==> flow/design.v <==
`default_nettype none
module MagComp
  #(parameter WIDTH = 30)
  (output logic AltB, AeqB, AgtB,
   input logic [WIDTH-1:0] A,
   input logic [WIDTH-1:0] B);
  assign AltB= (A<B);
  assign AgtB= (A>B);
  assign AeqB= (A==B);
endmodule : MagComp
module Adder
  #(parameter WIDTH = 30)
  (output logic [WIDTH:0] S,
   input logic add,
   input logic [WIDTH-1:0] A,
   input logic [WIDTH-1:0] B);
  assign S = add ? A+B : A-B;
endmodule : Adder
module Multiplier
  #(parameter WIDTH = 30)
  (output logic [(WIDTH*2)-1:0] S,
   input logic [WIDTH-1:0] A,
   input logic [WIDTH-1:0] B);
  assign S = A*B;
endmodule : Multiplier
module Mux2to1
  #(parameter WIDTH = 30)
  (output logic [WIDTH-1:0]Y,
   input logic S,
   input logic [WIDTH-1:0]I0,
   input logic [WIDTH-1:0]I1);
  assign Y=S?I1:I0;
endmodule : Mux2to1
module Register
  #(parameter WIDTH = 3)
  (input logic [WIDTH-1:0] D,
   input logic en, clear,
   input logic clock,
   output logic [WIDTH-1:0] Q);
  always_ff @(posedge clock)
    if (clear)
      Q <= 0;
    else if (en)
      Q <= D;
    else
      Q <= Q;
endmodule: Register
module Counter
  #(parameter WIDTH = 4)
  (input logic clock,
   input logic clear,
   input logic en,
   output logic [WIDTH-1:0] Q);
  always_ff @(posedge clock) begin
    if (clear) begin
      Q <= 0;
    end
    else if (en) begin
      Q <= Q + 1'b1;
    end
    else begin
      Q <= Q;
    end
  end
endmodule: Counter
module Synchronizer
  (input logic async,
   input logic clock,
   output logic sync);
  logic tmp1, tmp2;
  assign tmp2 = tmp1;
  always_ff @(posedge clock)
    tmp1 <= async;
  always_ff @(posedge clock)
    sync <= tmp2;
endmodule : Synchronizer
module ShiftRegister_8_128 
  (input logic [7:0] data_in,
   input logic en,
   input logic clock, rst,
   output logic [127:0] Q);
  always_ff @(posedge clock) begin
    if (rst) begin
      Q <= 128'b0;
    end
    else if (en) begin
      Q <= {Q[119:0],data_in};
    end
    else begin
      Q <= Q;
    end
  end
endmodule : ShiftRegister_8_128
module ShiftRegister_6_96
  (input logic [5:0] data_in,
   input logic en,
   input logic clock, rst,
   output logic [95:0] Q);
  always_ff @(posedge clock) begin
    if (rst) begin
      Q <= 96'b0;
    end
    else if (en) begin
      Q <= {Q[89:0],data_in};
    end
    else begin
      Q <= Q;
    end
  end
endmodule : ShiftRegister_6_96
module ShiftRegister_48_96
  (input logic [47:0] data_in,
   input logic en,
   input logic clock, rst,
   output logic [95:0] Q);
  always_ff @(posedge clock) begin
    if (rst) begin
      Q <= 96'b0;
    end
    else if (en) begin
      Q <= {Q[47:0],data_in};
    end
    else begin
      Q <= Q;
    end
  end
endmodule : ShiftRegister_48_96
module edge_detector (
    input logic signal,
    input logic clk,
    output logic pulse
);
    logic tmp1;
    always_ff @(posedge clk) begin
        tmp1<=signal;
    end
    assign pulse = (~tmp1)& signal;
endmodule: edge_detector
module ShiftRegister_12_96
  (input logic [11:0] data_in,
   input logic en,
   input logic clock, rst,
   output logic [95:0] Q);
  always_ff @(posedge clock) begin
    if (rst) begin
      Q <= 96'b0;
    end
    else if (en) begin
      Q <= {Q[83:0],data_in};
    end
    else begin
      Q <= Q;
    end
  end
endmodule : ShiftRegister_12_96
module ShiftRegister_20_160
  (input logic [19:0] data_in,
   input logic en,
   input logic clock, rst,
   output logic [159:0] Q);
  always_ff @(posedge clock) begin
    if (rst) begin
      Q <= 160'b0;
    end
    else if (en) begin
      Q <= {Q[149:0],data_in};
    end
    else begin
      Q <= Q;
    end
  end
endmodule : ShiftRegister_20_160
module ShiftRegister_96_96
  (input logic [95:0] data_in,
   input logic en,
   input logic clock, rst,
   output logic [95:0] Q);
  always_ff @(posedge clock) begin
    if (rst) begin
      Q <= 96'b0;
    end
    else if (en) begin
      Q <= data_in;
    end
    else begin
      Q <= Q;
    end
  end
endmodule : ShiftRegister_96_96
module ShiftRegister_160_160
  (input logic [159:0] data_in,
   input logic en,
   input logic clock, rst,
   output logic [159:0] Q);
  always_ff @(posedge clock) begin
    if (rst) begin
      Q <= 160'b0;
    end
    else if (en) begin
      Q <= data_in;
    end
    else begin
      Q <= Q;
    end
  end
endmodule : ShiftRegister_160_160
module ShiftRegister_80_160
  (input logic [79:0] data_in,
   input logic en,
   input logic clock, rst,
   output logic [159:0] Q);
  always_ff @(posedge clock) begin
    if (rst) begin
      Q <= 160'b0;
    end
    else if (en) begin
      Q <= {Q[79:0],data_in};
    end
    else begin
      Q <= Q;
    end
  end
endmodule : ShiftRegister_80_160
module ShiftRegister_40_160
  (input logic [39:0] data_in,
   input logic en,
   input logic clock, rst,
   output logic [159:0] Q);
  always_ff @(posedge clock) begin
    if (rst) begin
      Q <= 160'b0;
    end
    else if (en) begin
      Q <= {Q[119:0],data_in};
    end
    else begin
      Q <= Q;
    end
  end
endmodule : ShiftRegister_40_160
`default_nettype none
module Add_Path(input logic [63:0] mat_A, mat_B,
                input logic clk, rst, add_en,
                input logic sign,
                output logic [159:0] mat_out,
                output logic finish);
    logic shift_en;
    logic [19:0] shift_in;
    logic [4:0] add1_out, add2_out;
    logic [3:0] add1_in1, add1_in2, add2_in1, add2_in2;
    Adder #(4) add1 (.S(add1_out), .add(~sign), .A(add1_in1), .B(add1_in2));
    Adder #(4) add2 (.S(add2_out), .add(~sign), .A(add2_in1), .B(add2_in2));
    assign shift_in[19:10] = {5'b0, add1_out};
    assign shift_in[9:0] = {5'b0, add2_out};
    ShiftRegister_20_160 shift1 (.data_in(shift_in), .en(shift_en), .clock(clk), .rst(rst), .Q(mat_out));
    add_fsm fsm (.mat_A(mat_A), .mat_B(mat_B), .clk(clk), .rst(rst), .add_en(add_en),
                 .add1_in1(add1_in1), .add1_in2(add1_in2), .add2_in1(add2_in1), .add2_in2(add2_in2),
                 .shift_en(shift_en), .finish(finish));
endmodule : Add_Path
module add_fsm (input logic [63:0] mat_A, mat_B,
                input logic clk, rst, add_en,
                output logic [3:0] add1_in1, add1_in2, add2_in1, add2_in2,
                output logic shift_en, finish);
    logic [3:0] mat_A_1, mat_A_2, mat_A_3, mat_A_4;
    logic [3:0] mat_A_5, mat_A_6, mat_A_7, mat_A_8;
    logic [3:0] mat_A_9, mat_A_10, mat_A_11, mat_A_12;
    logic [3:0] mat_A_13, mat_A_14, mat_A_15, mat_A_16;
    logic [3:0] mat_B_1, mat_B_2, mat_B_3, mat_B_4;
    logic [3:0] mat_B_5, mat_B_6, mat_B_7, mat_B_8;
    logic [3:0] mat_B_9, mat_B_10, mat_B_11, mat_B_12;
    logic [3:0] mat_B_13, mat_B_14, mat_B_15, mat_B_16;
    assign mat_A_1 = mat_A[63:60];
    assign mat_A_2 = mat_A[59:56];
    assign mat_A_3 = mat_A[55:52];
    assign mat_A_4 = mat_A[51:48];
    assign mat_A_5 = mat_A[47:44];
    assign mat_A_6 = mat_A[43:40];
    assign mat_A_7 = mat_A[39:36];
    assign mat_A_8 = mat_A[35:32];
    assign mat_A_9 = mat_A[31:28];
    assign mat_A_10 = mat_A[27:24];
    assign mat_A_11 = mat_A[23:20];
    assign mat_A_12 = mat_A[19:16];
    assign mat_A_13 = mat_A[15:12];
    assign mat_A_14 = mat_A[11:8];
    assign mat_A_15 = mat_A[7:4];
    assign mat_A_16 = mat_A[3:0];
    assign mat_B_1 = mat_B[63:60];
    assign mat_B_2 = mat_B[59:56];
    assign mat_B_3 = mat_B[55:52];
    assign mat_B_4 = mat_B[51:48];
    assign mat_B_5 = mat_B[47:44];
    assign mat_B_6 = mat_B[43:40];
    assign mat_B_7 = mat_B[39:36];
    assign mat_B_8 = mat_B[35:32];
    assign mat_B_9 = mat_B[31:28];
    assign mat_B_10 = mat_B[27:24];
    assign mat_B_11 = mat_B[23:20];
    assign mat_B_12 = mat_B[19:16];
    assign mat_B_13 = mat_B[15:12];
    assign mat_B_14 = mat_B[11:8];
    assign mat_B_15 = mat_B[7:4];
    assign mat_B_16 = mat_B[3:0];
    enum logic [3:0] {S,A1,A2,A3,A4,A5,A6,A7,A8,E} cur_state, n_state;
    always_comb begin
        case(cur_state)
            S: begin
                add1_in1 = 4'b0;
                add1_in2 = 4'b0;
                add2_in1 = 4'b0;
                add2_in2 = 4'b0;
                shift_en = 1'b0;
                finish = 1'b0;
                if(add_en) begin
                    n_state = A1;
                end
                else begin
                    n_state = S;
                end
            end
            A1: begin
                add1_in1 = mat_A_1;
                add1_in2 = mat_B_1;
                add2_in1 = mat_A_2;
                add2_in2 = mat_B_2;
                shift_en = 1'b1;
                finish = 1'b0;
                n_state = A2;
            end
            A2: begin
                add1_in1 = mat_A_3;
                add1_in2 = mat_B_3;
                add2_in1 = mat_A_4;
                add2_in2 = mat_B_4;
                shift_en = 1'b1;
                finish = 1'b0;
                n_state = A3;
            end
            A3: begin
                add1_in1 = mat_A_5;
                add1_in2 = mat_B_5;
                add2_in1 = mat_A_6;
                add2_in2 = mat_B_6;
                shift_en = 1'b1;
                finish = 1'b0;
                n_state = A4;
            end
            A4: begin
                add1_in1 = mat_A_7;
                add1_in2 = mat_B_7;
                add2_in1 = mat_A_8;
                add2_in2 = mat_B_8;
                shift_en = 1'b1;
                finish = 1'b0;
                n_state = A5;
            end
            A5: begin
                add1_in1 = mat_A_9;
                add1_in2 = mat_B_9;
                add2_in1 = mat_A_10;
                add2_in2 = mat_B_10;
                shift_en = 1'b1;
                finish = 1'b0;
                n_state = A6;
            end
            A6: begin
                add1_in1 = mat_A_11;
                add1_in2 = mat_B_11;
                add2_in1 = mat_A_12;
                add2_in2 = mat_B_12;
                shift_en = 1'b1;
                finish = 1'b0;
                n_state = A7;
            end
            A7: begin
                add1_in1 = mat_A_13;
                add1_in2 = mat_B_13;
                add2_in1 = mat_A_14;
                add2_in2 = mat_B_14;
                shift_en = 1'b1;
                finish = 1'b0;
                n_state = A8;
            end
            A8: begin
                add1_in1 = mat_A_15;
                add1_in2 = mat_B_15;
                add2_in1 = mat_A_16;
                add2_in2 = mat_B_16;
                shift_en = 1'b1;
                finish = 1'b0;
                n_state = E;
            end
            E: begin
                add1_in1 = 4'b0;
                add1_in2 = 4'b0;
                add2_in1 = 4'b0;
                add2_in2 = 4'b0;
                shift_en = 1'b0;
                finish = 1'b1;
                n_state = E;
            end
            default: begin
                add1_in1 = 4'b0;
                add1_in2 = 4'b0;
                add2_in1 = 4'b0;
                add2_in2 = 4'b0;
                shift_en = 1'b0;
                finish = 1'b0;
                n_state = S;
            end
        endcase
    end
    always_ff @(posedge clk) begin
        if(rst)
            cur_state <= S;
        else
            cur_state <= n_state;
    end
endmodule : add_fsm
`default_nettype none
module Multiply_Path(input logic [63:0] mat_A, mat_B,
                     input logic clk, rst, mult_en,
                     output logic [159:0] mat_out,
                     output logic finish);
    logic [3:0] mult1_in1, mult1_in2;
    logic [7:0] mult1_out;
    logic [3:0] mult2_in1, mult2_in2;
    logic [7:0] mult2_out;
    logic [3:0] mult3_in1, mult3_in2;
    logic [7:0] mult3_out;
    logic [3:0] mult4_in1, mult4_in2;
    logic [7:0] mult4_out;
    logic [3:0] mult5_in1, mult5_in2;
    logic [7:0] mult5_out;
    logic [3:0] mult6_in1, mult6_in2;
    logic [7:0] mult6_out;
    logic [3:0] mult7_in1, mult7_in2;
    logic [7:0] mult7_out;
    logic [3:0] mult8_in1, mult8_in2;
    logic [7:0] mult8_out;
    logic [7:0] add_in1, add_in2, add_in3, add_in4;
    logic [9:0] add_out;
    logic [7:0] add_in5, add_in6, add_in7, add_in8;
    logic [9:0] add_out2;
    logic layer_1_en, layer_2_en;
    Multiplier #(4) mult1(.S(mult1_out),
                          .A(mult1_in1),
                          .B(mult1_in2));
    Multiplier #(4) mult2(.S(mult2_out),
                          .A(mult2_in1),
                          .B(mult2_in2));
    Multiplier #(4) mult3(.S(mult3_out),
                          .A(mult3_in1),
                          .B(mult3_in2));
    Multiplier #(4) mult4(.S(mult4_out),
                          .A(mult4_in1),
                          .B(mult4_in2));
    Multiplier #(4) mult5(.S(mult5_out),
                          .A(mult5_in1),
                          .B(mult5_in2));
    Multiplier #(4) mult6(.S(mult6_out),
                          .A(mult6_in1),
                          .B(mult6_in2));
    Multiplier #(4) mult7(.S(mult7_out),
                          .A(mult7_in1),
                          .B(mult7_in2));
    Multiplier #(4) mult8(.S(mult8_out),
                          .A(mult8_in1),
                          .B(mult8_in2));
    Register #(32) layer_1_reg(.D({mult1_out, mult2_out, mult3_out, mult4_out}),
                               .en(layer_1_en),
                               .clock(clk),
                               .clear(rst),
                               .Q({add_in1, add_in2, add_in3, add_in4}));
    Register #(32) layer_1_2_reg(.D({mult5_out, mult6_out, mult7_out, mult8_out}),
                                 .en(layer_1_en),
                                 .clock(clk),
                                 .clear(rst),
                                 .Q({add_in5, add_in6, add_in7, add_in8}));
    assign add_out = add_in1 + add_in2 + add_in3 + add_in4;
    assign add_out2 = add_in5 + add_in6 + add_in7 + add_in8;
    ShiftRegister_20_160 shift_register(.data_in({add_out, add_out2}),
                                      .en(layer_2_en),
                                      .clock(clk),
                                      .rst(rst),
                                      .Q(mat_out));
    mult_fsm fsm(.mat_A(mat_A),
                 .mat_B(mat_B),
                 .clk(clk),
                 .rst(rst),
                 .mult_en(mult_en),
                 .mult1_in1(mult1_in1),
                 .mult1_in2(mult1_in2),
                 .mult2_in1(mult2_in1),
                 .mult2_in2(mult2_in2),
                 .mult3_in1(mult3_in1),
                 .mult3_in2(mult3_in2),
                 .mult4_in1(mult4_in1),
                 .mult4_in2(mult4_in2),
                 .mult5_in1(mult5_in1),
                 .mult5_in2(mult5_in2),
                 .mult6_in1(mult6_in1),
                 .mult6_in2(mult6_in2),
                 .mult7_in1(mult7_in1),
                 .mult7_in2(mult7_in2),
                 .mult8_in1(mult8_in1),
                 .mult8_in2(mult8_in2),
                 .layer_1_en(layer_1_en),
                 .layer_2_en(layer_2_en),
                 .finish(finish));
endmodule : Multiply_Path
module mult_fsm(input logic [63:0] mat_A, mat_B,
                input logic clk, rst, mult_en,
                output logic [3:0] mult1_in1, mult1_in2,
                output logic [3:0] mult2_in1, mult2_in2,
                output logic [3:0] mult3_in1, mult3_in2,
                output logic [3:0] mult4_in1, mult4_in2,
                output logic [3:0] mult5_in1, mult5_in2,
                output logic [3:0] mult6_in1, mult6_in2,
                output logic [3:0] mult7_in1, mult7_in2,
                output logic [3:0] mult8_in1, mult8_in2,
                output logic layer_1_en, layer_2_en, finish);
    logic [3:0] mat_A_1, mat_A_2, mat_A_3, mat_A_4;
    logic [3:0] mat_A_5, mat_A_6, mat_A_7, mat_A_8;
    logic [3:0] mat_A_9, mat_A_10, mat_A_11, mat_A_12;
    logic [3:0] mat_A_13, mat_A_14, mat_A_15, mat_A_16;
    logic [3:0] mat_B_1, mat_B_2, mat_B_3, mat_B_4;
    logic [3:0] mat_B_5, mat_B_6, mat_B_7, mat_B_8;
    logic [3:0] mat_B_9, mat_B_10, mat_B_11, mat_B_12;
    logic [3:0] mat_B_13, mat_B_14, mat_B_15, mat_B_16;
    assign mat_A_1 = mat_A[63:60];
    assign mat_A_2 = mat_A[59:56];
    assign mat_A_3 = mat_A[55:52];
    assign mat_A_4 = mat_A[51:48];
    assign mat_A_5 = mat_A[47:44];
    assign mat_A_6 = mat_A[43:40];
    assign mat_A_7 = mat_A[39:36];
    assign mat_A_8 = mat_A[35:32];
    assign mat_A_9 = mat_A[31:28];
    assign mat_A_10 = mat_A[27:24];
    assign mat_A_11 = mat_A[23:20];
    assign mat_A_12 = mat_A[19:16];
    assign mat_A_13 = mat_A[15:12];
    assign mat_A_14 = mat_A[11:8];
    assign mat_A_15 = mat_A[7:4];
    assign mat_A_16 = mat_A[3:0];
    assign mat_B_1 = mat_B[63:60];
    assign mat_B_2 = mat_B[59:56];
    assign mat_B_3 = mat_B[55:52];
    assign mat_B_4 = mat_B[51:48];
    assign mat_B_5 = mat_B[47:44];
    assign mat_B_6 = mat_B[43:40];
    assign mat_B_7 = mat_B[39:36];
    assign mat_B_8 = mat_B[35:32];
    assign mat_B_9 = mat_B[31:28];
    assign mat_B_10 = mat_B[27:24];
    assign mat_B_11 = mat_B[23:20];
    assign mat_B_12 = mat_B[19:16];
    assign mat_B_13 = mat_B[15:12];
    assign mat_B_14 = mat_B[11:8];
    assign mat_B_15 = mat_B[7:4];
    assign mat_B_16 = mat_B[3:0];
    enum logic [4:0] {S,M1,M2A1,M3A2,M4A3,M5A4,M6A5,M7A6,M8A7,A8,E} cur_state, n_state;
    always_comb begin
        case(cur_state)
            S: begin
                mult1_in1 = 4'b0;
                mult1_in2 = 4'b0;
                mult2_in1 = 4'b0;
                mult2_in2 = 4'b0;
                mult3_in1 = 4'b0;
                mult3_in2 = 4'b0;
                mult4_in1 = 4'b0;
                mult4_in2 = 4'b0;
                mult5_in1 = 4'b0;
                mult5_in2 = 4'b0;
                mult6_in1 = 4'b0;
                mult6_in2 = 4'b0;
                mult7_in1 = 4'b0;
                mult7_in2 = 4'b0;
                mult8_in1 = 4'b0;
                mult8_in2 = 4'b0;
                layer_1_en = 1'b0;
                layer_2_en = 1'b0;
                finish = 1'b0;
                if(mult_en)
                    n_state = M1;
                else
                    n_state = S;
            end
            M1: begin
                mult1_in1 = mat_A_1;
                mult1_in2 = mat_B_1;
                mult2_in1 = mat_A_2;
                mult2_in2 = mat_B_5;
                mult3_in1 = mat_A_3;
                mult3_in2 = mat_B_9;
                mult4_in1 = mat_A_4;
                mult4_in2 = mat_B_13;
                mult5_in1 = mat_A_1;
                mult5_in2 = mat_B_2;
                mult6_in1 = mat_A_2;
                mult6_in2 = mat_B_6;
                mult7_in1 = mat_A_3;
                mult7_in2 = mat_B_10;
                mult8_in1 = mat_A_4;
                mult8_in2 = mat_B_14;
                layer_1_en = 1'b1;
                layer_2_en = 1'b0;
                finish = 1'b0;
                n_state = M2A1;
            end
            M2A1: begin
                mult1_in1 = mat_A_1;
                mult1_in2 = mat_B_3;
                mult2_in1 = mat_A_2;
                mult2_in2 = mat_B_7;
                mult3_in1 = mat_A_3;
                mult3_in2 = mat_B_11;
                mult4_in1 = mat_A_4;
                mult4_in2 = mat_B_15;
                mult5_in1 = mat_A_1;
                mult5_in2 = mat_B_4;
                mult6_in1 = mat_A_2;
                mult6_in2 = mat_B_8;
                mult7_in1 = mat_A_3;
                mult7_in2 = mat_B_12;
                mult8_in1 = mat_A_4;
                mult8_in2 = mat_B_16;
                layer_1_en = 1'b1;
                layer_2_en = 1'b1;
                finish = 1'b0;
                n_state = M3A2;
            end
            M3A2: begin
                mult1_in1 = mat_A_5;
                mult1_in2 = mat_B_1;
                mult2_in1 = mat_A_6;
                mult2_in2 = mat_B_5;
                mult3_in1 = mat_A_7;
                mult3_in2 = mat_B_9;
                mult4_in1 = mat_A_8;
                mult4_in2 = mat_B_13;
                mult5_in1 = mat_A_5;
                mult5_in2 = mat_B_2;
                mult6_in1 = mat_A_6;
                mult6_in2 = mat_B_6;
                mult7_in1 = mat_A_7;
                mult7_in2 = mat_B_10;
                mult8_in1 = mat_A_8;
                mult8_in2 = mat_B_14;
                layer_1_en = 1'b1;
                layer_2_en = 1'b1;
                finish = 1'b0;
                n_state = M4A3;
            end
            M4A3: begin
                mult1_in1 = mat_A_5;
                mult1_in2 = mat_B_3;
                mult2_in1 = mat_A_6;
                mult2_in2 = mat_B_7;
                mult3_in1 = mat_A_7;
                mult3_in2 = mat_B_11;
                mult4_in1 = mat_A_8;
                mult4_in2 = mat_B_15;
                mult5_in1 = mat_A_5;
                mult5_in2 = mat_B_4;
                mult6_in1 = mat_A_6;
                mult6_in2 = mat_B_8;
                mult7_in1 = mat_A_7;
                mult7_in2 = mat_B_12;
                mult8_in1 = mat_A_8;
                mult8_in2 = mat_B_16;
                layer_1_en = 1'b1;
                layer_2_en = 1'b1;
                finish = 1'b0;
                n_state = M5A4;
            end
            M5A4: begin
                mult1_in1 = mat_A_9;
                mult1_in2 = mat_B_1;
                mult2_in1 = mat_A_10;
                mult2_in2 = mat_B_5;
                mult3_in1 = mat_A_11;
                mult3_in2 = mat_B_9;
                mult4_in1 = mat_A_12;
                mult4_in2 = mat_B_13;
                mult5_in1 = mat_A_9;
                mult5_in2 = mat_B_2;
                mult6_in1 = mat_A_10;
                mult6_in2 = mat_B_6;
                mult7_in1 = mat_A_11;
                mult7_in2 = mat_B_10;
                mult8_in1 = mat_A_12;
                mult8_in2 = mat_B_14;
                layer_1_en = 1'b1;
                layer_2_en = 1'b1;
                finish = 1'b0;
                n_state = M6A5;
            end
            M6A5: begin
                mult1_in1 = mat_A_9;
                mult1_in2 = mat_B_3;
                mult2_in1 = mat_A_10;
                mult2_in2 = mat_B_7;
                mult3_in1 = mat_A_11;
                mult3_in2 = mat_B_11;
                mult4_in1 = mat_A_12;
                mult4_in2 = mat_B_15;
                mult5_in1 = mat_A_9;
                mult5_in2 = mat_B_4;
                mult6_in1 = mat_A_10;
                mult6_in2 = mat_B_8;
                mult7_in1 = mat_A_11;
                mult7_in2 = mat_B_12;
                mult8_in1 = mat_A_12;
                mult8_in2 = mat_B_16;
                layer_1_en = 1'b1;
                layer_2_en = 1'b1;
                finish = 1'b0;
                n_state = M7A6;
            end
            M7A6: begin
                mult1_in1 = mat_A_13;
                mult1_in2 = mat_B_1;
                mult2_in1 = mat_A_14;
                mult2_in2 = mat_B_5;
                mult3_in1 = mat_A_15;
                mult3_in2 = mat_B_9;
                mult4_in1 = mat_A_16;
                mult4_in2 = mat_B_13;
                mult5_in1 = mat_A_13;
                mult5_in2 = mat_B_2;
                mult6_in1 = mat_A_14;
                mult6_in2 = mat_B_6;
                mult7_in1 = mat_A_15;
                mult7_in2 = mat_B_10;
                mult8_in1 = mat_A_16;
                mult8_in2 = mat_B_14;
                layer_1_en = 1'b1;
                layer_2_en = 1'b1;
                finish = 1'b0;
                n_state = M8A7;
            end
            M8A7: begin
                mult1_in1 = mat_A_13;
                mult1_in2 = mat_B_3;
                mult2_in1 = mat_A_14;
                mult2_in2 = mat_B_7;
                mult3_in1 = mat_A_15;
                mult3_in2 = mat_B_11;
                mult4_in1 = mat_A_16;
                mult4_in2 = mat_B_15;
                mult5_in1 = mat_A_13;
                mult5_in2 = mat_B_4;
                mult6_in1 = mat_A_14;
                mult6_in2 = mat_B_8;
                mult7_in1 = mat_A_15;
                mult7_in2 = mat_B_12;
                mult8_in1 = mat_A_16;
                mult8_in2 = mat_B_16;
                layer_1_en = 1'b1;
                layer_2_en = 1'b1;
                finish = 1'b0;
                n_state = A8;
            end
            A8: begin
                mult1_in1 = 4'b0;
                mult1_in2 = 4'b0;
                mult2_in1 = 4'b0;
                mult2_in2 = 4'b0;
                mult3_in1 = 4'b0;
                mult3_in2 = 4'b0;
                mult4_in1 = 4'b0;
                mult4_in2 = 4'b0;
                mult5_in1 = 4'b0;
                mult5_in2 = 4'b0;
                mult6_in1 = 4'b0;
                mult6_in2 = 4'b0;
                mult7_in1 = 4'b0;
                mult7_in2 = 4'b0;
                mult8_in1 = 4'b0;
                mult8_in2 = 4'b0;
                layer_1_en = 1'b0;
                layer_2_en = 1'b1;
                finish = 1'b0;
                n_state = E;
            end
            E: begin
                mult1_in1 = 4'b0;
                mult1_in2 = 4'b0;
                mult2_in1 = 4'b0;
                mult2_in2 = 4'b0;
                mult3_in1 = 4'b0;
                mult3_in2 = 4'b0;
                mult4_in1 = 4'b0;
                mult4_in2 = 4'b0;
                mult5_in1 = 4'b0;
                mult5_in2 = 4'b0;
                mult6_in1 = 4'b0;
                mult6_in2 = 4'b0;
                mult7_in1 = 4'b0;
                mult7_in2 = 4'b0;
                mult8_in1 = 4'b0;
                mult8_in2 = 4'b0;
                layer_1_en = 1'b0;
                layer_2_en = 1'b0;
                finish = 1'b1;
                n_state = E;
            end
            default: begin
                mult1_in1 = 4'b0;
                mult1_in2 = 4'b0;
                mult2_in1 = 4'b0;
                mult2_in2 = 4'b0;
                mult3_in1 = 4'b0;
                mult3_in2 = 4'b0;
                mult4_in1 = 4'b0;
                mult4_in2 = 4'b0;
                mult5_in1 = 4'b0;
                mult5_in2 = 4'b0;
                mult6_in1 = 4'b0;
                mult6_in2 = 4'b0;
                mult7_in1 = 4'b0;
                mult7_in2 = 4'b0;
                mult8_in1 = 4'b0;
                mult8_in2 = 4'b0;
                layer_1_en = 1'b0;
                layer_2_en = 1'b0;
                finish = 1'b0;
                n_state = S;
            end
        endcase
    end
    always_ff @(posedge clk) begin
        if(rst)
            cur_state <= S;
        else
            cur_state <= n_state;
    end
endmodule : mult_fsm
`default_nettype none
module Matrix_Calculator 
    (input logic [7:0] data_in,
     input logic enter, sw,
     input logic [1:0] operation,
     input logic clk, rst,
     output logic [4:0] data_out,
     output logic finish, error,
     output logic [3:0] index);
    logic input_en;
    logic[127:0] input_matrix;
    logic[1:0] input_op;
    logic[159:0] add_output, mul_output;
    logic[159:0] selected_output;
    logic[63:0] input_matrix_A, input_matrix_B;
    logic add_en, mul_en;
    logic add_finish, mul_finish;
    logic switch_pulse, enter_pulse;
    assign input_matrix_A = input_matrix[127:64];
    assign input_matrix_B = input_matrix[63:0];
    ShiftRegister_8_128 shift_register(.data_in(data_in),
                                      .en(enter_pulse && input_en),
                                      .clock(clk),
                                      .rst(rst),
                                      .Q(input_matrix));
    Register #(2) op_reg(.D(operation),
                         .en(enter_pulse && input_en),
                         .clock(clk),
                         .clear(rst),
                         .Q(input_op));
    Mux2to1 #(160) output_mux(.Y(selected_output),
                             .I1(add_output),
                             .I0(mul_output),
                             .S(input_op[1]));
    matrix_calc_fsm fsm(.clk(clk),
                        .rst(rst),
                        .enter(enter_pulse),
                        .add_finish(add_finish),
                        .mul_finish(mul_finish),
                        .finish(finish),
                        .input_op(input_op),
                        .input_en(input_en),
                        .error(error),
                        .mul_en(mul_en),
                        .add_en(add_en));
    Add_Path add_logic(.mat_A(input_matrix_A),
                       .mat_B(input_matrix_B),
                       .clk(clk),
                       .rst(rst),
                       .add_en(add_en),
                       .sign(input_op[0]),
                       .mat_out(add_output),
                       .finish(add_finish));
    Multiply_Path mul_logic(.mat_A(input_matrix_A),
                            .mat_B(input_matrix_B),
                            .clk(clk),
                            .rst(rst),
                            .mult_en(mul_en),
                            .mat_out(mul_output),
                            .finish(mul_finish));
    edge_detector sw_de(.clk(clk),
                        .signal(sw),
                        .pulse(switch_pulse));
    edge_detector ed_de(.clk(clk),
                        .signal(enter),
                        .pulse(enter_pulse));
    logic [4:0] index_count;
    Counter #(5) index_counter(.clock(clk),
                               .clear(rst),
                               .en(finish && switch_pulse),
                               .Q(index_count));
    assign index = index_count[4:1];
    always_comb begin
        case(index_count)
            5'b0000_0: data_out = selected_output[159:155];
            5'b0000_1: data_out = selected_output[154:150];
            5'b0001_0: data_out = selected_output[149:145];
            5'b0001_1: data_out = selected_output[144:140];
            5'b0010_0: data_out = selected_output[139:135];
            5'b0010_1: data_out = selected_output[134:130];
            5'b0011_0: data_out = selected_output[129:125];
            5'b0011_1: data_out = selected_output[124:120];
            5'b0100_0: data_out = selected_output[119:115];
            5'b0100_1: data_out = selected_output[114:110];
            5'b0101_0: data_out = selected_output[109:105];
            5'b0101_1: data_out = selected_output[104:100];
            5'b0110_0: data_out = selected_output[99:95];
            5'b0110_1: data_out = selected_output[94:90];
            5'b0111_0: data_out = selected_output[89:85];
            5'b0111_1: data_out = selected_output[84:80];
            5'b1000_0: data_out = selected_output[79:75];
            5'b1000_1: data_out = selected_output[74:70];
            5'b1001_0: data_out = selected_output[69:65];
            5'b1001_1: data_out = selected_output[64:60];
            5'b1010_0: data_out = selected_output[59:55];
            5'b1010_1: data_out = selected_output[54:50];
            5'b1011_0: data_out = selected_output[49:45];
            5'b1011_1: data_out = selected_output[44:40];
            5'b1100_0: data_out = selected_output[39:35];
            5'b1100_1: data_out = selected_output[34:30];
            5'b1101_0: data_out = selected_output[29:25];
            5'b1101_1: data_out = selected_output[24:20];
            5'b1110_0: data_out = selected_output[19:15];
            5'b1110_1: data_out = selected_output[14:10];
            5'b1111_0: data_out = selected_output[9:5];
            5'b1111_1: data_out = selected_output[4:0];
            default: data_out = 5'b0;
        endcase
    end
endmodule : Matrix_Calculator
module matrix_calc_fsm (input logic clk, rst,
                        input logic enter,
                        input logic [1:0] input_op,
                        input logic add_finish, mul_finish,
                        output logic finish,
                        output logic input_en, error,
                        output logic mul_en, add_en);
    enum logic [4:0] {S,S1,S2,S3,S4,S5,S6,S7,S8,
                      S9,S10,S11,S12,S13,S14,S15,S16,
                      M,A,E,F} cur_state, n_state;
    always_comb begin
        case(cur_state)
            S: begin
                input_en = 1'b1;
                error = 1'b0;
                mul_en = 1'b0;
                add_en = 1'b0;
                finish = 1'b0;
                if(enter) begin
                    n_state = S1;
                end
                else begin
                    n_state = S;
                end
            end
            S1: begin
                input_en = 1'b1;
                error = 1'b0;
                mul_en = 1'b0;
                add_en = 1'b0;
                finish = 1'b0;
                if(enter) begin
                    n_state = S2;
                end
                else begin
                    n_state = S1;
                end
            end
            S2: begin
                input_en = 1'b1;
                error = 1'b0;
                mul_en = 1'b0;
                add_en = 1'b0;
                finish = 1'b0;
                if(enter) begin
                    n_state = S3;
                end
                else begin
                    n_state = S2;
                end
            end
            S3: begin
                input_en = 1'b1;
                error = 1'b0;
                mul_en = 1'b0;
                add_en = 1'b0;
                finish = 1'b0;
                if(enter) begin
                    n_state = S4;
                end
                else begin
                    n_state = S3;
                end
            end
            S4: begin
                input_en = 1'b1;
                error = 1'b0;
                mul_en = 1'b0;
                add_en = 1'b0;
                finish = 1'b0;
                if(enter) begin
                    n_state = S5;
                end
                else begin
                    n_state = S4;
                end
            end
            S5: begin
                input_en = 1'b1;
                error = 1'b0;
                mul_en = 1'b0;
                add_en = 1'b0;
                finish = 1'b0;
                if(enter) begin
                    n_state = S6;
                end
                else begin
                    n_state = S5;
                end
            end
            S6: begin
                input_en = 1'b1;
                error = 1'b0;
                mul_en = 1'b0;
                add_en = 1'b0;
                finish = 1'b0;
                if(enter) begin
                    n_state = S7;
                end
                else begin
                    n_state = S6;
                end
            end
            S7: begin
                input_en = 1'b1;
                error = 1'b0;
                mul_en = 1'b0;
                add_en = 1'b0;
                finish = 1'b0;
                if(enter) begin
                    n_state = S8;
                end
                else begin
                    n_state = S7;
                end
            end
            S8: begin
                input_en = 1'b1;
                error = 1'b0;
                mul_en = 1'b0;
                add_en = 1'b0;
                finish = 1'b0;
                if(enter) begin
                    n_state = S9;
                end
                else begin
                    n_state = S8;
                end
            end
            S9: begin
                input_en = 1'b1;
                error = 1'b0;
                mul_en = 1'b0;
                add_en = 1'b0;
                finish = 1'b0;
                if(enter) begin
                    n_state = S10;
                end
                else begin
                    n_state = S9;
                end
            end
            S10: begin
                input_en = 1'b1;
                error = 1'b0;
                mul_en = 1'b0;
                add_en = 1'b0;
                finish = 1'b0;
                if(enter) begin
                    n_state = S11;
                end
                else begin
                    n_state = S10;
                end
            end
            S11: begin
                input_en = 1'b1;
                error = 1'b0;
                mul_en = 1'b0;
                add_en = 1'b0;
                finish = 1'b0;
                if(enter) begin
                    n_state = S12;
                end
                else begin
                    n_state = S11;
                end
            end
            S12: begin
                input_en = 1'b1;
                error = 1'b0;
                mul_en = 1'b0;
                add_en = 1'b0;
                finish = 1'b0;
                if(enter) begin
                    n_state = S13;
                end
                else begin
                    n_state = S12;
                end
            end
            S13: begin
                input_en = 1'b1;
                error = 1'b0;
                mul_en = 1'b0;
                add_en = 1'b0;
                finish = 1'b0;
                if(enter) begin
                    n_state = S14;
                end
                else begin
                    n_state = S13;
                end
            end
            S14: begin
                input_en = 1'b1;
                error = 1'b0;
                mul_en = 1'b0;
                add_en = 1'b0;
                finish = 1'b0;
                if(enter) begin
                    n_state = S15;
                end
                else begin
                    n_state = S14;
                end
            end
            S15: begin
                input_en = 1'b1;
                error = 1'b0;
                mul_en = 1'b0;
                add_en = 1'b0;
                finish = 1'b0;
                if(enter) begin
                    n_state = S16;
                end
                else begin
                    n_state = S15;
                end
            end
            S16: begin
                input_en = 1'b0;
                mul_en = 1'b0;
                add_en = 1'b0;
                finish = 1'b0;
                if (input_op == 2'b00) begin
                    n_state = M;
                    error = 1'b0;
                    mul_en = 1'b1;
                end
                else if (input_op[1] == 1'b1) begin
                    n_state = A;
                    error = 1'b0;
                    add_en = 1'b1;
                end
                else begin
                    n_state = F;
                    error = 1'b1;
                end
            end
            F: begin
                input_en = 1'b0;
                error = 1'b1;
                mul_en = 1'b0;
                add_en = 1'b0;
                finish = 1'b0;
                n_state = F;
            end
            M: begin
                input_en = 1'b0;
                mul_en = 1'b0;
                add_en = 1'b0;
                error = 1'b0;
                if (mul_finish) begin
                    n_state = E;
                    finish = 1'b1;
                end
                else begin
                    n_state = M;
                    finish = 1'b0;
                end
            end
            A: begin
                input_en = 1'b0;
                mul_en = 1'b0;
                add_en = 1'b0;
                error = 1'b0;
                if (add_finish) begin
                    n_state = E;
                    finish = 1'b1;
                end
                else begin
                    n_state = A;
                    finish = 1'b0;
                end
            end
            E: begin
                input_en = 1'b0;
                mul_en = 1'b0;
                add_en = 1'b0;
                error = 1'b0;
                finish = 1'b1;
                n_state = E;
            end
            default: begin
                input_en = 1'b0;
                mul_en = 1'b0;
                add_en = 1'b0;
                error = 1'b0;
                finish = 1'b0;
                n_state = S;
            end
        endcase
    end
    always_ff @(posedge clk) begin
        if(rst)
            cur_state <= S;
        else
            cur_state <= n_state;
    end
endmodule : matrix_calc_fsm
`default_nettype none
module my_chip (
    input logic [11:0] io_in,  
    output logic [11:0] io_out,  
    input logic clock,
    input logic reset  
);
    logic [7:0] data_in;
    logic enter, sw;
    logic rst;
    logic [1:0] operation;
    logic [4:0] data_out;
    logic finish, error;
    logic [3:0] index;
    Synchronizer sync1(.async(io_in[0]), .clock(clock), .sync(data_in[0]));
    Synchronizer sync2(.async(io_in[1]), .clock(clock), .sync(data_in[1]));
    Synchronizer sync3(.async(io_in[2]), .clock(clock), .sync(data_in[2]));
    Synchronizer sync4(.async(io_in[3]), .clock(clock), .sync(data_in[3]));
    Synchronizer sync5(.async(io_in[4]), .clock(clock), .sync(data_in[4]));
    Synchronizer sync6(.async(io_in[5]), .clock(clock), .sync(data_in[5]));
    Synchronizer sync7(.async(io_in[6]), .clock(clock), .sync(data_in[6]));
    Synchronizer sync8(.async(io_in[7]), .clock(clock), .sync(data_in[7]));
    Synchronizer sync9(.async(io_in[8]), .clock(clock), .sync(enter));
    Synchronizer sync10(.async(io_in[9]), .clock(clock), .sync(sw));
    Synchronizer sync11(.async(io_in[10]), .clock(clock), .sync(operation[0]));
    Synchronizer sync12(.async(io_in[11]), .clock(clock), .sync(operation[1]));
    Synchronizer sync13(.async(reset), .clock(clock), .sync(rst));
    assign io_out[4:0] = data_out[4:0];
    assign io_out[5] = finish;
    assign io_out[6] = error;
    assign io_out[10:7] = index[3:0];
    assign io_out[11] = 1'b0;
    Matrix_Calculator matrix_calculator(.data_in(data_in),
                                        .enter(enter),
                                        .sw(sw),
                                        .operation(operation), 
                                        .clk(clock), 
                                        .rst(rst), 
                                        .data_out(data_out), 
                                        .finish(finish), 
                                        .error(error), 
                                        .index(index));
endmodule
Reports on my_chip
The steps from the RTL of my_chip to its reports follow in flow order.
Lines are those of the file above, counted from 1.
Cell names lack the library's common part.
{ "inputs": {"top": "my_chip", "clk_port": "clock", "lib": "sky130hd", "lib_corner": "tt_025C_1v80"} }

Elaborated design
Yosys after proc, flatten, opt, wreduce and memory -nomap, before mapping. Enables and synchronous resets that opt folds into registers are not counted as muxes. Memory bits, and registers merged into a memory's read port (data or address), are not among the register bits. Print and check cells are not counted.
{ "bits": {"regBits": 481, "in_bits": 14, "output_inout_bits": 12, "word_cells": 212} }
{ "classes": {"addsub": 11, "mul": 8, "eq_ne": 70, "n_mux": 62, "bitwise": 4, "reduce_logical": 19} }
{ "op_table": {"columns": ["op", "count"], "rows": [
  ["4-bit by 4-bit multiplier with 8-bit output", 8],
  ["5-bit parallel mux with 32-bit select", 1],
  ["160-bit 2-to-1 mux", 1],
  ["4-bit parallel mux with 8-bit select", 4],
  ["5-bit == test with constant B", 21],
  ["5-bit parallel mux with 21-bit select", 1],
  ["5-bit by 4-bit == test with 1-bit output with constant B", 19],
  ["4-bit parallel mux with 4-bit select", 4],
  ["4-bit parallel mux with 2-bit select", 8],
  ["5-bit by 3-bit == test with 1-bit output with constant B", 12],
  ["5-bit parallel mux with 10-bit select", 1],
  ["4-bit parallel mux with 9-bit select", 1],
  ["5-bit by 2-bit == test with 1-bit output with constant B", 6],
  ["1-bit 2-to-1 mux", 26],
  ["8-bit OR reduction", 3],
  ["10-bit by 8-bit adder with 10-bit output", 2],
  ["9-bit by 8-bit adder with 10-bit output", 2],
  ["8-bit by 8-bit adder with 9-bit output", 2],
  ["16-bit OR reduction", 1],
  ["4-bit by 3-bit == test with 1-bit output with constant B", 4],
  ["5-bit by 1-bit == test with 1-bit output with constant B", 3],
  ["5-bit logical NOT", 3],
  ["5-bit 2-to-1 mux", 3],
  ["2-bit OR reduction", 6],
  ["3-bit 2-to-1 mux", 4],
  ["4-bit by 4-bit adder with 5-bit output", 2],
  ["4-bit by 4-bit subtractor with 5-bit output", 2],
  ["2-bit 2-to-1 mux", 5]
]} }
Other operator kinds: 13; their cells: 19.

Depth
Depth = most cells in a row (Yosys ltp): at word level without a register or memory, in the mapped netlist without a sequential cell, where the memories' decode and read muxes count.
{ "depth": {"depth_word": 5, "abc_area": 0, "depth_mapped": 17, "depth_no_buf": 15} }

After synthesis
Yosys stat after the flow's synthesis: flattened, memories mapped to cells. It holds for the ABC_AREA given above (unset counts as 0); a run with the other value may have another netlist.
{ "synth_totals": {"cells": 3131, "yosys_area_um2": 25430.6, "seq_area_um2": 10189.8, "ffs": 509} }
{ "by_type": {"columns": ["type", "count", "type_area_um2"], "rows": [
  ["dfxtp_1", 509, 1.02E+04],
  ["nand2_1", 888, 3.33E+03],
  ["a21oi_1", 472, 2.36E+03],
  ["ha_1", 130, 1626.56],
  ["fa_1", 66, 1.32E+03],
  ["a22oi_1", 120, 900.864],
  ["nor2_1", 157, 589.315],
  ["clkbuf_1", 153, 574.301],
  ["mux2i_1", 40, 400.384],
  ["xnor2_1", 35, 306.544],
  ["inv_1", 67, 251.491],
  ["or2_2", 37, 231.472],
  ["nor2b_1", 33, 206.448],
  ["buf_2", 38, 190.182],
  ["o21ai_0", 36, 180.173],
  ["a22o_1", 20, 175.168],
  ["nor4b_1", 20, 175.168],
  ["a21o_1", 21, 157.651]
]} }
Other cell types: 50; their cells: 289.
The figures by module come from a second, unflattened synthesis with its own total; it is not the netlist above.
{ "unflattened": {"hier_cells": 3171, "area_unflattened_um2": 32023.2} }
Each row is one instance without its submodules.
{ "by_module": {"columns": ["module", "instances", "n_cells", "area_um2", "mod_seq_area_um2"], "rows": [
  ["ShiftRegister_20_160", 2, 516, 5693.0, 3203.1],
  ["ShiftRegister_8_128", 1, 412, 4652.0, 2562.5],
  ["Multiplier (WIDTH=4)", 8, 51, 447.9, 0.0],
  ["Mux2to1 (WIDTH=160)", 1, 178, 2342.2, 0.0],
  ["Register (WIDTH=32)", 2, 103, 1163.6, 640.6],
  ["Matrix_Calculator", 1, 256, 1745.4, 0.0],
  ["Multiply_Path", 1, 185, 1542.7, 0.0],
  ["mult_fsm", 1, 185, 1300.0, 220.2],
  ["add_fsm", 1, 123, 1016.0, 200.2],
  ["matrix_calc_fsm", 1, 76, 800.8, 420.4],
  ["Synchronizer", 13, 2, 40.0, 40.0],
  ["Adder (WIDTH=4)", 2, 23, 195.2, 0.0],
  ["Counter (WIDTH=5)", 1, 22, 247.7, 100.1],
  ["Register (WIDTH=2)", 1, 6, 67.6, 40.0]
]} }
Further modules, not shown: 3.

Path before layout
Path of least setup slack by OpenSTA after synthesis, without wires, with an ideal clock, recovery checks aside; 20% of the period is set as input and as output delay. Where synthesis merged equal registers, the netlist keeps one of their names.
{ "synth_path": {"kind": "flip-flop to output port", "start": "reg matrix_calculator.index_counter.Q[2]", "end": "out io_out[3]", "clock_period_ns": 10.0, "arrival_time_ns": 2.149, "required_time_ns": 8.000, "slack_ns": 5.851, "path_delay_ns": 2.149, "driving_pins": 11, "synth_period_reached_ns": 4.149} }
"path_delay_ns" is the arrival time less input delay plus setup time.
A path that ends at an output port has no setup time.
"driving_pins": output pins that drive a net of the path, with the launching flip-flop's if there is one; two outputs of one cell count as two.
"synth_period_reached_ns" is the clock period less the worst setup slack; recovery checks do not enter. This is arithmetic on one report: input and output delays are still those of the set period (20% each).
The rows between start and end are the longest chain of elaborated cells between them; the timing report does not say that the signal goes this way. Where chains are equally long, one stands for them.
Each line given opens the expression or statement behind the cell; cells for indexed reads and writes are added by Yosys, which also makes memories of some case tables.
At most two assigning lines are given for a register; there are more.
{ "synth_via": {"cell_sequence": "dfxtp_1 -> buf_2 -> buf_1 -> nand2_1 -> nor2_1 -> ha_1 -> clkbuf_1 -> a221oi_1 -> o211ai_1 -> a222oi_1 -> o2111ai_1", "elab_chain_len": 2, "cells_between": 33} }
{ "synth_rtl": {"columns": ["element", "line_no", "rtl"], "rows": [
  ["from (decl)", 53, "output logic [WIDTH-1:0] Q);"],
  ["from (assign)", 56, "Q <= 0;"],
  ["from (assign)", 59, "Q <= Q + 1'b1;"],
  ["5-bit == test", 915, "case(index_count)"],
  ["5-bit parallel mux with 32-bit select", 915, null],
  ["to (decl)", 1256, "output logic [11:0] io_out,"]
]} }

Timing after layout
Path of least setup slack in the final report of flow run 1 (OpenROAD, finished layout, wires in). Where an end is a register, its clock arrival counts in the times.
{ "layout_path": {"kind": "flip-flop to flip-flop", "start": "reg matrix_calculator.mul_logic.fsm.cur_state", "end": "reg matrix_calculator.mul_logic.layer_1_2_reg.Q[23]", "clock_period_ns": 4.46, "setup_ns": 0.06, "arrival_time_ns": 4.49, "required_time_ns": 5.03, "slack_ns": 0.54, "driving_pins": 16} }
Where an end lacks its bit number, it is one bit of the signal, or one of the new flip-flops if synthesis recoded a state register.
The rows between start and end are the longest chain of elaborated cells between them; the timing report does not say that the signal goes this way. Where chains are equally long, one stands for them.
At most two assigning lines are given for a register; there are more.
{ "layout_via": {"cell_sequence": "dfxtp_2 -> or3_4 -> or2_4 -> buf_12 -> a22oi_2 -> or2_4 -> fa_1 -> fa_1 -> inv_2 -> ha_4 -> a21o_1 -> a21oi_2 -> nor2b_1 -> o21ai_1 -> or4_1 -> nand3_1", "elab_chain_len": 4, "cells_between": 19} }
{ "layout_rtl": {"columns": ["element", "line_no", "rtl"], "rows": [
  ["from (decl)", 563, "enum logic [4:0] {S,M1,M2A1,M3A2,M4A3,M5A4,M6A5,M7A6,M8A7,A8,E} cur_state, n_state;"],
  ["from (assign)", 837, "cur_state <= S;"],
  ["from (assign)", 839, "cur_state <= n_state;"],
  ["5-bit by 3-bit == test with 1-bit output", 565, "case(cur_state)"],
  ["2-bit OR reduction", null, null],
  ["4-bit parallel mux with 4-bit select", 565, null],
  ["4-bit by 4-bit multiplier with 8-bit output", 24, "assign S = A*B;"],
  ["to (assign)", 42, "Q <= 0;"],
  ["to (assign)", 44, "Q <= D;"],
  ["to (decl)", 39, "output logic [WIDTH-1:0] Q);"]
]} }

Hand-over note for my_chip

Record of 3 stored runs of the RTL-to-layout flow on my_chip, platform sky130hd. The runs are unordered. Constraints: input delay and output delay 20% of the set period each, output load 0.01 pF.
"achieved clock period" is the run's clock period less its worst setup slack. It is reckoned from that one timing run; input and output delays stay at 20% of the period that was set.
"critical path time": the worst setup path's part of the clock period (all of it between registers, 20% less for each end at a port) less its slack. A launch clock that arrives late makes it longer, a capture clock that arrives late makes it shorter.
"overall power" rests on the timing tool's default activity at the inputs, not on a simulated workload.

==> flow run 1: settings <==
{ "CELL_PAD_IN_SITES_GLOBAL_PLACEMENT": 2, "CORE_UTILIZATION": 49, "CTS_CLUSTER_SIZE": 70, "GPL_ROUTABILITY_DRIVEN": 1, "MIN_ROUTING_LAYER": "met1", "PLACE_DENSITY_LB_ADDON": 0.13, "SETUP_SLACK_MARGIN": 0.58, "SLEW_MARGIN": 30, "period_ns": 4.46, "CAP_MARGIN": 20, "CORE_MARGIN": 2 }
==> flow run 1: results <==
standard-cell area of the final layout: 28892.7 um2
post-route utilization: 0.563
overall power: 9303 µW
summed negative setup slack: 0.000 ns
achieved clock period: 3.921 ns
lowest hold slack: 0.314 ns
critical path time: 3.92 ns
kind of the worst setup path: flip-flop to flip-flop
synthesized cell area: 25430.6 um2
die area: 53738.2 um2
setup slack of the critical path: 0.539 ns

==> flow run 2: settings <==
{ "CAP_MARGIN": 25, "CELL_PAD_IN_SITES_DETAIL_PLACEMENT": 2, "CELL_PAD_IN_SITES_GLOBAL_PLACEMENT": 3, "CORE_MARGIN": 5, "CTS_CLUSTER_DIAMETER": 106, "GPL_TIMING_DRIVEN": 0, "MAX_ROUTING_LAYER": "met5", "MIN_ROUTING_LAYER": "met2", "TNS_END_PERCENT": 45, "period_ns": 4.49, "CORE_UTILIZATION": 40, "SLEW_MARGIN": 20 }
==> flow run 2: results <==
standard-cell area of the final layout: 29535.8 um2
post-route utilization: 0.468
overall power: 9741 µW
summed negative setup slack: -0.270 ns
achieved clock period: 4.565 ns
lowest hold slack: 0.325 ns
critical path time: 3.67 ns
kind of the worst setup path: flip-flop to output port
synthesized cell area: 25430.6 um2
die area: 68720.0 um2
setup slack of the critical path: -0.075 ns

==> flow run 3: settings <==
{ "CAP_MARGIN": 35, "CELL_PAD_IN_SITES_DETAIL_PLACEMENT": 2, "CELL_PAD_IN_SITES_GLOBAL_PLACEMENT": 3, "CORE_ASPECT_RATIO": 0.58, "CORE_MARGIN": 5, "CORE_UTILIZATION": 49, "GPL_ROUTABILITY_DRIVEN": 0, "HOLD_SLACK_MARGIN": -0.0, "SETUP_SLACK_MARGIN": -0.26, "period_ns": 9.16, "SLEW_MARGIN": 20 }
==> flow run 3: results <==
did not finish, placement stopped with GPL-0301

End of note.
